==> flow/design.v <==
module converter_ascii_number (
	input [7:0] ascii_in,
	output[7:0] number_out);
	assign number_out = ascii_in;
endmodule
module operator_converter (
	input [7:0] in,
	output [7:0] out
);
localparam ADD = 0,
			SUB = 1,
			MULT = 2,
			DIV = 3;
assign out = (in == 8'd20) ? ADD : (in == 8'd21) ? SUB : (in == 8'd22) ? MULT : DIV;
endmodule
module convert_to_number
(
	input [7:0] num0,
	input [7:0] num1,
	input [7:0] num2,
	input [1:0] mode,
	output reg [7:0] out
);
always @(*) begin
	if (mode == 2'd0) begin
		out = num0;
	end
	else if (mode == 2'd1) begin
		out = num0*10 + num1;
	end
	else begin
		out = num0*100 + num1*10 + num2;
	end
end
endmodule
module divider (
	input clk,
	output rfd,
	input [7:0] dividend,
	input [7:0] divisor,
	output [7:0] quotient,
	output [7:0] fractional
);
	assign rfd = 1'b1;
	assign quotient = (divisor == 8'd0) ? 8'hFF : dividend / divisor;
	assign fractional = (divisor == 8'd0) ? dividend : dividend % divisor;
endmodule
module stack #(parameter size = 100)(
	input rst,
	input clk,
	input [7:0] data_in,
	input push_en,
	input pop_en,
	output [7:0] data_out,
	output is_empty	
);
	reg [7: 0] mem[size-1:0];
	reg[7:0] sp;
	always @(posedge clk) begin : proc_push
		if (rst)
			sp <= 0;
		else begin
			if (push_en) begin
				mem[sp] <= data_in;
				sp <= sp + 1;
			end
			if (pop_en) begin
					sp <= sp - 1'd1;
			end
		end
	end
	assign is_empty = (sp == 0);
	assign data_out = is_empty ? 8'd0 : mem[sp-1];
endmodule
module datapath (
	input clk,
	input rst,
	input num0_en,
	input num1_en,
	input num2_en,
	input index_cnt,
	input sel,
	input [1:0] mode,
	input operand_push,
	input operand_pop,
	input operator_push,
	input operator_pop,
	input num_clr,
	input result_en,
	input op1_en,
	input op2_en,
	input operator_en,
	output is_operand,
	output is_operator,
	output is_lt,
	output is_empty,
	output is_hash,
	output [7:0] data_out,
	output [7:0] rm,
	output rfd,
	output is_div,
	output op_is_empty,
	input [7:0] rom_data_in,
	output [6:0] rom_addr
);
localparam ADD = 0,
			SUB = 1,
			MULT = 2,
			DIV = 3;
wire [7:0] rom_data;
wire [7:0] converted_operator;
wire [7:0] converted_asci;
wire [7:0] convereted_decimal;
wire [7:0] top_operator;
wire [7:0] top_operand;
wire [7:0] operand_data_in;
wire [7:0] operator_data_in;
wire [7:0] divider_out, fractional;
wire operand_empty;
reg [7:0] num0, num1, num2;
reg [6:0] rom_index;
reg [7:0] result;
reg [7:0] op1, op2;
reg [7:0] operator;
assign rm = op2;
assign op_is_empty = is_empty;
assign rom_data = rom_data_in;
assign rom_addr = rom_index;
converter_ascii_number ascii_converter(rom_data, converted_asci);
convert_to_number decimal_converter(num0, num1, num2, mode, convereted_decimal);
operator_converter operator_converter(rom_data, converted_operator);
stack operands(.rst(rst), .clk(clk), .data_in(operand_data_in), .push_en(operand_push), .pop_en(operand_pop), .data_out(top_operand), .is_empty(operand_empty));
stack operators(.rst(rst), .clk(clk), .data_in(converted_operator), .push_en(operator_push), .pop_en(operator_pop), .data_out(top_operator), .is_empty(is_empty));
divider divider (
	.clk(clk),  
	.rfd(rfd),  
	.dividend(op1),  
	.divisor(op2),  
	.quotient(divider_out),  
	.fractional(fractional)
);  
assign is_div = top_operator == DIV;
assign data_out = top_operand;
assign operand_data_in = sel ? result : convereted_decimal;
assign is_operand = (rom_data >= 0 && rom_data < 10) ? 1 : 0;
assign is_operator = (rom_data >= 20 && rom_data <= 30) ? 1 : 0;
assign is_hash = rom_data == 8'd10;
assign is_lt = is_empty? 0: (converted_operator==ADD && (top_operator==SUB || top_operator==MULT || top_operator==DIV))
 		|| (converted_operator==SUB && (top_operator==MULT || top_operator==DIV)) 
		|| (converted_operator==DIV && (top_operator==MULT || top_operator==DIV));
always @(posedge clk) begin
	if (rst || num_clr) begin
		num0 <= 0;
		num1 <= 0;
		num2 <= 0;
	end
	else if (num0_en)
		num0 <= rom_data;
	else if (num1_en)
		num1 <= rom_data;
	else if (num2_en)
		num2 <= rom_data;
end
always @(posedge clk) begin
	if (rst) begin
		op1 <= 0;
		op2 <= 0;
	end
	else if (op1_en)
		op1 <= top_operand;
	else if (op2_en)
		op2 <= top_operand; 
end
always @(posedge clk) begin
	if (rst)
		operator <= 0;
	else if (operator_en)
		operator <= top_operator;
end
always @(posedge clk) begin
	if (rst)
		rom_index <= 0;
	else if (index_cnt)
		rom_index <= rom_index + 1;
end
always @(*) begin
	result = 0;
	begin
		if (operator == ADD) result = op1 + op2;
		else if (operator == SUB) result = op1 - op2;
		else if (operator == MULT) result = op1 * op2;
		else if (operator == DIV) result = divider_out;
	end
end
endmodule
module controller(
	input clk,
	input rst,
	input start,
	input is_operand,
	input is_operator,
	input is_lt,
	input is_empty,
	input is_hash,
	input is_div,
	input op_is_empty,
	output reg num0_en,
	output reg num1_en,
	output reg num2_en,
	output reg index_cnt,
	output reg sel,
	output reg operand_push,
	output reg operator_push,
	output reg operand_pop,
	output reg operator_pop,
	output reg num_clr,
	output reg result_en,
	output reg op1_en,
	output reg op2_en,
	output reg operator_en,
	output [1:0] mode,
	output reg done,
	output reg [4:0] ps
);
reg [4:0] ns, div_count;
reg [1:0] count;
assign mode = count-1;
always @(*) begin
	ns = 5'd0;
	case (ps)
		5'd0: if(start) ns = 1;
			else ns = 0;
		5'd1: if(is_operand) ns = 2;
			  else if(is_hash) ns = 9;
		5'd3: if(is_operator && is_lt==0) ns = 8;
				else if(is_operator && is_lt) ns = 17;
				else if (is_operand) ns=2;
			  else if(is_hash) ns = 9;
		5'd8: ns = 1;
		5'd10: if(op_is_empty) ns = 16;
				else ns = 11;
		5'd14: if(is_div &&  div_count<15 ) ns = 5'd14;
				else ns = 5'd15;
		5'd15: if(op_is_empty) ns = 16;
				else ns = 10;
		5'd16: ns = 16;
		5'd22: if(div_count<15 && is_div) ns = 5'd22;
				else ns = 5'd23;
		5'd24: ns = 1;
		default: ns = ps + 1;
	endcase
end
always @(posedge clk) begin
	if (rst) begin
		ps <= 5'd0;
		div_count <= 0;
	end
	else begin
		ps <= ns;
		if (ps==10)
			div_count <= 0;
		if (is_div && ps>10)
			div_count <= div_count + 1;
		if (ps==2)
			count <= count + 1;
		if (ps==1) begin
			count <= 0;
		end
	end
end
always @(*) begin
	num0_en = 0;
	num1_en = 0;
	num2_en = 0;
	index_cnt = 0;
	sel = 0;
	operand_push = 0;
	operator_push = 0;
	operand_pop = 0;
	operator_pop = 0;
	num_clr = 0;
	result_en = 0;
	op1_en = 0;
	op2_en = 0;
	operator_en = 0;
	done = 0;
	case (ps)
		5'd1:begin
			num_clr = 1;
		end
		5'd2: begin
			if (count==0)
				num0_en = 1;
			else if(count==1)
				num1_en = 1;
			else if (count==2)
				num2_en = 1;
			index_cnt = 1;
		end
		5'd8: begin
			operand_push = 1;
			operator_push = 1;
			index_cnt = 1;
		end
		5'd9: begin
			operand_push = 1;
		end
		5'd10: begin
			op2_en = 1;
			operator_en = 1;
		end
		5'd11: begin
			operand_pop = 1;
		end
		5'd12: begin
			op1_en = 1;
		end
		5'd13: begin
			operand_pop = 1;
		end
		5'd15: begin
			result_en = 1;
			operator_pop = 1;
			sel = 1;
			operand_push = 1;
		end
		5'd16: begin
			done = 1;
		end
		5'd17: begin
			operand_push = 1;
		end
		5'd18: begin
			op2_en = 1;
			operator_en = 1;
		end
		5'd19: begin
			operand_pop = 1;
		end
		5'd20: begin
			op1_en = 1;
		end
		5'd21: begin
			operand_pop = 1;
		end
		5'd23: begin
			operator_pop = 1;
			result_en = 1;
		end
		5'd24: begin
			sel = 1;
			operand_push = 1;
			operator_push = 1;
			index_cnt = 1;
		end
		default:
			sel = 0;
	endcase
end
endmodule
module calculator
(	
	input clk, 
	input rst,
	input start,
	input [7:0] rom_data,
	output [6:0] rom_addr,
	output done,
	output [7:0] result
);
wire is_operand, is_operator, is_lt, is_empty, is_hash,
	num0_en, num1_en, num2_en, index_cnt, sel, operand_push, operator_push,
	operand_pop, operator_pop, num_clr, result_en, op1_en, op2_en, operator_en, rfd, is_div, op_is_empty;
wire [1:0] mode;
wire [7:0] data_out, inx;
wire [4:0] ps;
controller ctrl(clk, rst, start, is_operand, is_operator, is_lt, is_empty, is_hash, is_div, op_is_empty,
				num0_en, num1_en, num2_en, index_cnt, sel, operand_push, operator_push,
				operand_pop, operator_pop, num_clr, result_en, op1_en, op2_en,
				operator_en, mode, done, ps);
datapath dp(clk, rst, num0_en, num1_en, num2_en, index_cnt, sel, mode, operand_push,
			operand_pop, operator_push, operator_pop, num_clr, result_en, op1_en,
			op2_en, operator_en, is_operand, is_operator, is_lt, is_empty, is_hash, data_out, inx, rfd, is_div, op_is_empty,
			rom_data, rom_addr);
assign result = data_out;
endmodule
=== Tool chain data of calculator ===
The steps from the RTL of calculator to its reports follow in flow order.
Lines are those of the file above, counted from 1.
Library cell names are shortened.
The mark - stands for no value.

* Top module: calculator
* Clock port: clk
* Standard-cell library: sky130hd
* Timing corner: tt_025C_1v80

=== After elaboration ===
Source: Yosys, flattened and elaborated, memories not mapped. Widths are those after wreduce. Registers that Yosys merges into a memory's read port (data or address) are not register bits. Print and check cells do not count.
Memory sizes are those after Yosys's memory passes, which may raise the word count (mostly to a power of two), join words into wider ones and drop unused or constant bits.

* Add/sub/neg operators: 16
* $mul: 4
* Divide/modulo/power cells: 1
* Order comparisons: 6
* Eq/ne operators: 35
* Muxes and demuxes: 64
* Bitwise logic cells: 5
* Reductions and logical operators: 39

{| class="wikitable"
|+ Operator list
! operator !! count
|-
| 8-bit two-way mux || 18
|-
| 8-bit by 8-bit divider with 8-bit output || 1
|-
| 8-bit by 8-bit multiplier with 8-bit output || 1
|-
| 8-bit by 3-bit multiplier with 7-bit output (second input constant) || 2
|-
| 5-bit == test (second input constant) || 9
|-
| 5-bit parallel mux with 9-bit select || 1
|-
| 5-bit by 4-bit == test with 1-bit output (second input constant) || 8
|-
| 8-bit by 5-bit multiplier with 6-bit output (second input constant) || 1
|-
| 8-bit zero test || 5
|-
| 5-bit two-way mux || 7
|-
| 8-bit by 2-bit == test with 1-bit output (second input constant) || 4
|-
| 8-bit adder || 4
|-
| 1-bit two-way mux || 30
|-
| 7-bit two-way mux || 4
|-
| 8-bit by 5-bit == test with 1-bit output (second input constant) || 3
|-
| 8-bit by 1-bit adder with 8-bit output (second input constant) || 2
|-
| 8-bit by 1-bit subtractor with 8-bit output (second input constant) || 2
|-
| 8-bit by 1-bit == test with 1-bit output (second input constant) || 2
|-
| 7-bit by 1-bit subtractor with 7-bit output (second input constant) || 2
|-
| 2-bit OR reduction || 5
|-
| 5-bit by 1-bit adder with 5-bit output (second input constant) || 2
|-
| 5-bit by 2-bit == test with 1-bit output (second input constant) || 2
|-
| 1-bit logical AND || 9
|-
| 2-bit nonzero test || 4
|-
| 8-bit by 1-bit >= comparator with 1-bit output (second input constant) || 1
|-
| 8-bit by 4-bit < comparator with 1-bit output (second input constant) || 1
|-
| 8-bit by 4-bit == test with 1-bit output (second input constant) || 1
|-
| 8-bit by 5-bit >= comparator with 1-bit output (second input constant) || 1
|}

Not listed: further kinds 21, cells in them 38.

* Register bits: 83
* Bits in writable memories: 1600
* Memory cells: 2
* Output and inout port bits: 16

{| class="wikitable"
|+ Memory list
! name !! depth !! width !! rd ports !! write ports !! RTL line !! RTL
|-
| dp.operands.mem || 100 || 8 || 1 || 1 || 57 || <nowiki>reg [7: 0] mem[size-1:0];</nowiki>
|-
| dp.operators.mem || 100 || 8 || 1 || 1 || 57 ||
|}

=== Logic depth ===
Yosys ltp: most cells in a row. Word level: on the elaborated netlist, between registers, memories and ports. Mapped: between sequential cells and ports; inverters and the memories' decode and read muxes count.

* Depth after elaboration: 13
* ABC_AREA: 0
* Gate-level depth with buffers: 57
* Mapped depth without buffers: 56

=== Netlist ===
Yosys stat after the flow's synthesis: flattened, memories mapped to cells. It holds for the ABC_AREA given above (unset counts as 0); a run with the other value may have another netlist.
The area totals of this step are shown rounded.

{| class="wikitable"
|+ Cell types
! cell !! count !! total area (sq um)
|-
| edfxtp_1 || 1002 || 3.01E+04
|-
| mux4_2 || 302 || 6.8E+03
|-
| ha_1 || 125 || 1564
|-
| dfxtp_1 || 75 || 1501.44
|-
| nor2_1 || 284 || 1.07E+03
|-
| xnor2_1 || 60 || 525.504
|-
| fa_1 || 25 || 500.48
|-
| mux2i_1 || 47 || 470.451
|-
| nor3_1 || 86 || 430.413
|-
| a21oi_1 || 71 || 355.341
|-
| clkbuf_1 || 90 || 337.824
|-
| inv_1 || 84 || 315.302
|-
| nand2_1 || 79 || 296.534
|-
| mux4_1 || 10 || 262.752
|-
| o21ai_0 || 48 || 240.23
|-
| xor2_1 || 27 || 236.477
|-
| a21o_1 || 26 || 195.187
|-
| buf_2 || 33 || 165.158
|}

Other cell types: 62; their cells: 286.

* Standard cells after synthesis: 2760
* Mapped area: 47000 sq um
* Sequential area: 32000 sq um
* Mapped flip-flops: 1077
* Buffers: 140

The figures by module come from a second, unflattened synthesis with its own total; it is not the netlist above.

* Cell total of the unflattened synthesis: 4039
* Area total of the unflattened synthesis: 72000 sq um

Each row is one instance without its submodules.

{| class="wikitable"
|+ By module
! module !! times used !! cells !! area (sq um)
|-
| stack || 2 || 1498 || 32000
|-
| datapath || 1 || 470 || 3800
|-
| divider || 1 || 293 || 2100
|-
| convert_to_number || 1 || 135 || 1200
|-
| controller || 1 || 133 || 1100
|-
| operator_converter || 1 || 12 || 79
|-
| calculator || 1 || 0 || 0.0
|}

=== Path before layout ===
Path of least setup slack by OpenSTA after synthesis, without wires, with an ideal clock, recovery checks aside; 20% of the period is set as input and as output delay. Where synthesis merged equal registers, the netlist keeps one of their names.

* Kind: register to register
* Start point: reg dp.op2[7]
* End point: mem dp.operands.mem[0][0]
* Period: 12.0 ns
* Launch time at the first pin: 0.000 ns
* Arrival: 14.326 ns
* Path slack: -3.330 ns
* Delay of the path: 15.331 ns
* Driving pins on the path: 47
* Path buffers: 1
* Period reached after synthesis: 15.33 ns

"delay of the path" is the arrival time less input delay plus setup time.
"driving pins on the path" counts driving pins, that of a launching flip-flop among them; a cell with two outputs on the path counts twice.
"period reached after synthesis" = period - worst setup slack (recovery checks aside). The figure is calculated, with input and output delays left at 20% of the set period.

* Cells stage by stage: dfxtp_1 > nor4_1 > nand2_1 > nor2_1 > a21oi_1 > ha_1 > or3_1 > nand3_1 > o221ai_1 > ha_1 > o21a_1 > o211ai_1 > mux2_2 > ha_1 > o21a_1 > o21a_1 > o21ai_1 > mux2_2 > [... 11 more ...] > o211ai_1 > clkbuf_1 > mux2_2 > ha_1 > o21a_1 > o21ai_0 > a21boi_0 > o211ai_1 > nand2_1 > mux2_2 > ha_1 > a21o_1 > a21o_1 > a21o_1 > a21o_1 > a21o_1 > a211oi_1 > o31ai_1

{| class="wikitable"
|+ RTL lines, path post-synthesis
! what !! RTL line !! RTL
|-
| start, declared || 123 || <nowiki>reg [7:0] op1, op2;</nowiki>
|-
| start, assigned || 167 || <nowiki>op2 <= 0;</nowiki>
|-
| start, assigned || 172 || <nowiki>op2 <= top_operand;</nowiki>
|-
| end, declared || 57 || <nowiki>reg [7: 0] mem[size-1:0];</nowiki>
|}

No chain of elaborated cells between the ends is given.

=== Timing after layout ===
Path of least setup slack in the final report of flow run 1 (OpenROAD, finished layout, wires in). Where an end is a register, its clock arrival counts in the times.

* Kind: register to register
* Start point: reg dp.op2[5]
* End point: mem dp.operands.mem[48][0]
* Period: 11.7 ns
* Launch time at the first pin: 0.65 ns
* Arrival: 11.97 ns
* Path slack: 0.15 ns
* Driving pins on the path: 61
* Path buffers: 5

* Cells stage by stage: dfxtp_4 > nor4_4 > nand2_2 > nor2_4 > a21oi_2 > ha_1 > buf_4 > o21a_1 > a21oi_2 > ha_1 > o21a_1 > o21a_1 > o211ai_1 > nand2_1 > o21ai_4 > ha_4 > o21a_1 > o21a_1 > [... 25 more ...] > o21ai_2 > a21boi_2 > o211ai_1 > nand2_2 > nor2_2 > a21oi_2 > ha_1 > a21o_1 > a21o_1 > a21o_1 > a21o_1 > a21o_1 > a21o_1 > a211oi_4 > o31ai_4 > buf_12 > buf_12 > clkbuf_16

{| class="wikitable"
|+ RTL lines, path post-layout
! what !! RTL line !! RTL
|-
| start, declared || 123 || <nowiki>reg [7:0] op1, op2;</nowiki>
|-
| start, assigned || 167 || <nowiki>op2 <= 0;</nowiki>
|-
| start, assigned || 172 || <nowiki>op2 <= top_operand;</nowiki>
|-
| end, declared || 57 || <nowiki>reg [7: 0] mem[size-1:0];</nowiki>
|}

No chain of elaborated cells between the ends is given.

Subject: calculator on sky130hd, stored results

Hello all,

calculator through Yosys and OpenROAD on sky130hd: 4 stored runs, unordered, with their settings and measured results. The constraints put input and output delay at 20% of the set period each and load the outputs with 0.01 pF.
"reached clock period" means the clock period less the worst setup slack. The figure is calculated, with input and output delays left at 20% of the set period.
"time on the worst setup path" = time allowed to the worst setup path (clock period - input delay - output delay, where it has them) - its slack; a late launch clock adds to it, a late capture clock takes from it.
Measured values are rounded.

=== Flow run 1 ===
{| class="wikitable"
! Setting !! Value
|-
| CORE_UTILIZATION || 40
|-
| period_ns || 11.7
|-
| CAP_MARGIN || 20
|-
| CORE_MARGIN || 2
|-
| SLEW_MARGIN || 20
|-
! Result !! Value
|-
| Worst setup slack after layout || 0.15 ns
|-
| Netlist area reported by Yosys || 47000 sq um
|-
| Std-cell area (final layout) || 54000 sq um
|-
| Reached clock period || 11.546 ns
|-
| Setup total negative slack || 0.000 ns
|-
| Utilization after layout || 46 %
|-
| Time on the worst setup path || 11.55 ns
|-
| Kind of the worst setup path || register to register
|-
| Total die area || 120000 sq um
|-
| Final worst hold slack || 0.50 ns
|}

=== Flow run 2 ===
{| class="wikitable"
! Setting !! Value
|-
| ABC_AREA || 0
|-
| CELL_PAD_IN_SITES_DETAIL_PLACEMENT || 1
|-
| CORE_ASPECT_RATIO || 0.92
|-
| CORE_UTILIZATION || 31
|-
| CTS_CLUSTER_DIAMETER || 395
|-
| GPL_TIMING_DRIVEN || 0
|-
| HOLD_SLACK_MARGIN || -0.02
|-
| MIN_ROUTING_LAYER || met2
|-
| PLACE_DENSITY_LB_ADDON || 0.09
|-
| SLEW_MARGIN || 35
|-
| TNS_END_PERCENT || 60
|-
| period_ns || 12.0
|-
| CAP_MARGIN || 20
|-
| CORE_MARGIN || 2
|-
! Result !! Value
|-
| Worst setup slack after layout || 0.32 ns
|-
| Netlist area reported by Yosys || 47000 sq um
|-
| Std-cell area (final layout) || 56000 sq um
|-
| Reached clock period || 11.683 ns
|-
| Setup total negative slack || 0.000 ns
|-
| Utilization after layout || 37 %
|-
| Time on the worst setup path || 11.68 ns
|-
| Kind of the worst setup path || register to register
|-
| Total die area || 160000 sq um
|-
| Final worst hold slack || 0.51 ns
|}

=== Flow run 3 ===
{| class="wikitable"
! Setting !! Value
|-
| ABC_AREA || 0
|-
| CAP_MARGIN || 40
|-
| CELL_PAD_IN_SITES_DETAIL_PLACEMENT || 1
|-
| CELL_PAD_IN_SITES_GLOBAL_PLACEMENT || 3
|-
| CORE_MARGIN || 3
|-
| CORE_UTILIZATION || 34
|-
| CTS_CLUSTER_SIZE || 28
|-
| GPL_ROUTABILITY_DRIVEN || 0
|-
| MAX_ROUTING_LAYER || met5
|-
| PLACE_DENSITY_LB_ADDON || 0.1
|-
| SLEW_MARGIN || 40
|-
| TNS_END_PERCENT || 100
|-
| period_ns || 19.0
|-
! Result !! Value
|-
| Worst setup slack after layout || 5.5 ns
|-
| Netlist area reported by Yosys || 47000 sq um
|-
| Std-cell area (final layout) || 54000 sq um
|-
| Reached clock period || 13.548 ns
|-
| Setup total negative slack || 0.000 ns
|-
| Utilization after layout || 39 %
|-
| Time on the worst setup path || 13.55 ns
|-
| Kind of the worst setup path || register to register
|-
| Total die area || 140000 sq um
|-
| Final worst hold slack || 0.51 ns
|}

=== Flow run 4 ===
{| class="wikitable"
! Setting !! Value
|-
| ABC_AREA || 1
|-
| CELL_PAD_IN_SITES_DETAIL_PLACEMENT || 1
|-
| CTS_CLUSTER_DIAMETER || 204
|-
| GPL_TIMING_DRIVEN || 0
|-
| HOLD_SLACK_MARGIN || -0.02
|-
| SLEW_MARGIN || 35
|-
| TNS_END_PERCENT || 60
|-
| period_ns || 12.0
|-
| CAP_MARGIN || 20
|-
| CORE_MARGIN || 2
|-
| CORE_UTILIZATION || 40
|-
! Result !! Value
|-
| Worst setup slack after layout || 0.98 ns
|-
| Netlist area reported by Yosys || 49000 sq um
|-
| Std-cell area (final layout) || 57000 sq um
|-
| Reached clock period || 11.016 ns
|-
| Setup total negative slack || 0.000 ns
|-
| Utilization after layout || 46 %
|-
| Time on the worst setup path || 11.02 ns
|-
| Kind of the worst setup path || register to register
|-
| Total die area || 130000 sq um
|-
| Final worst hold slack || 0.47 ns
|}

Thanks
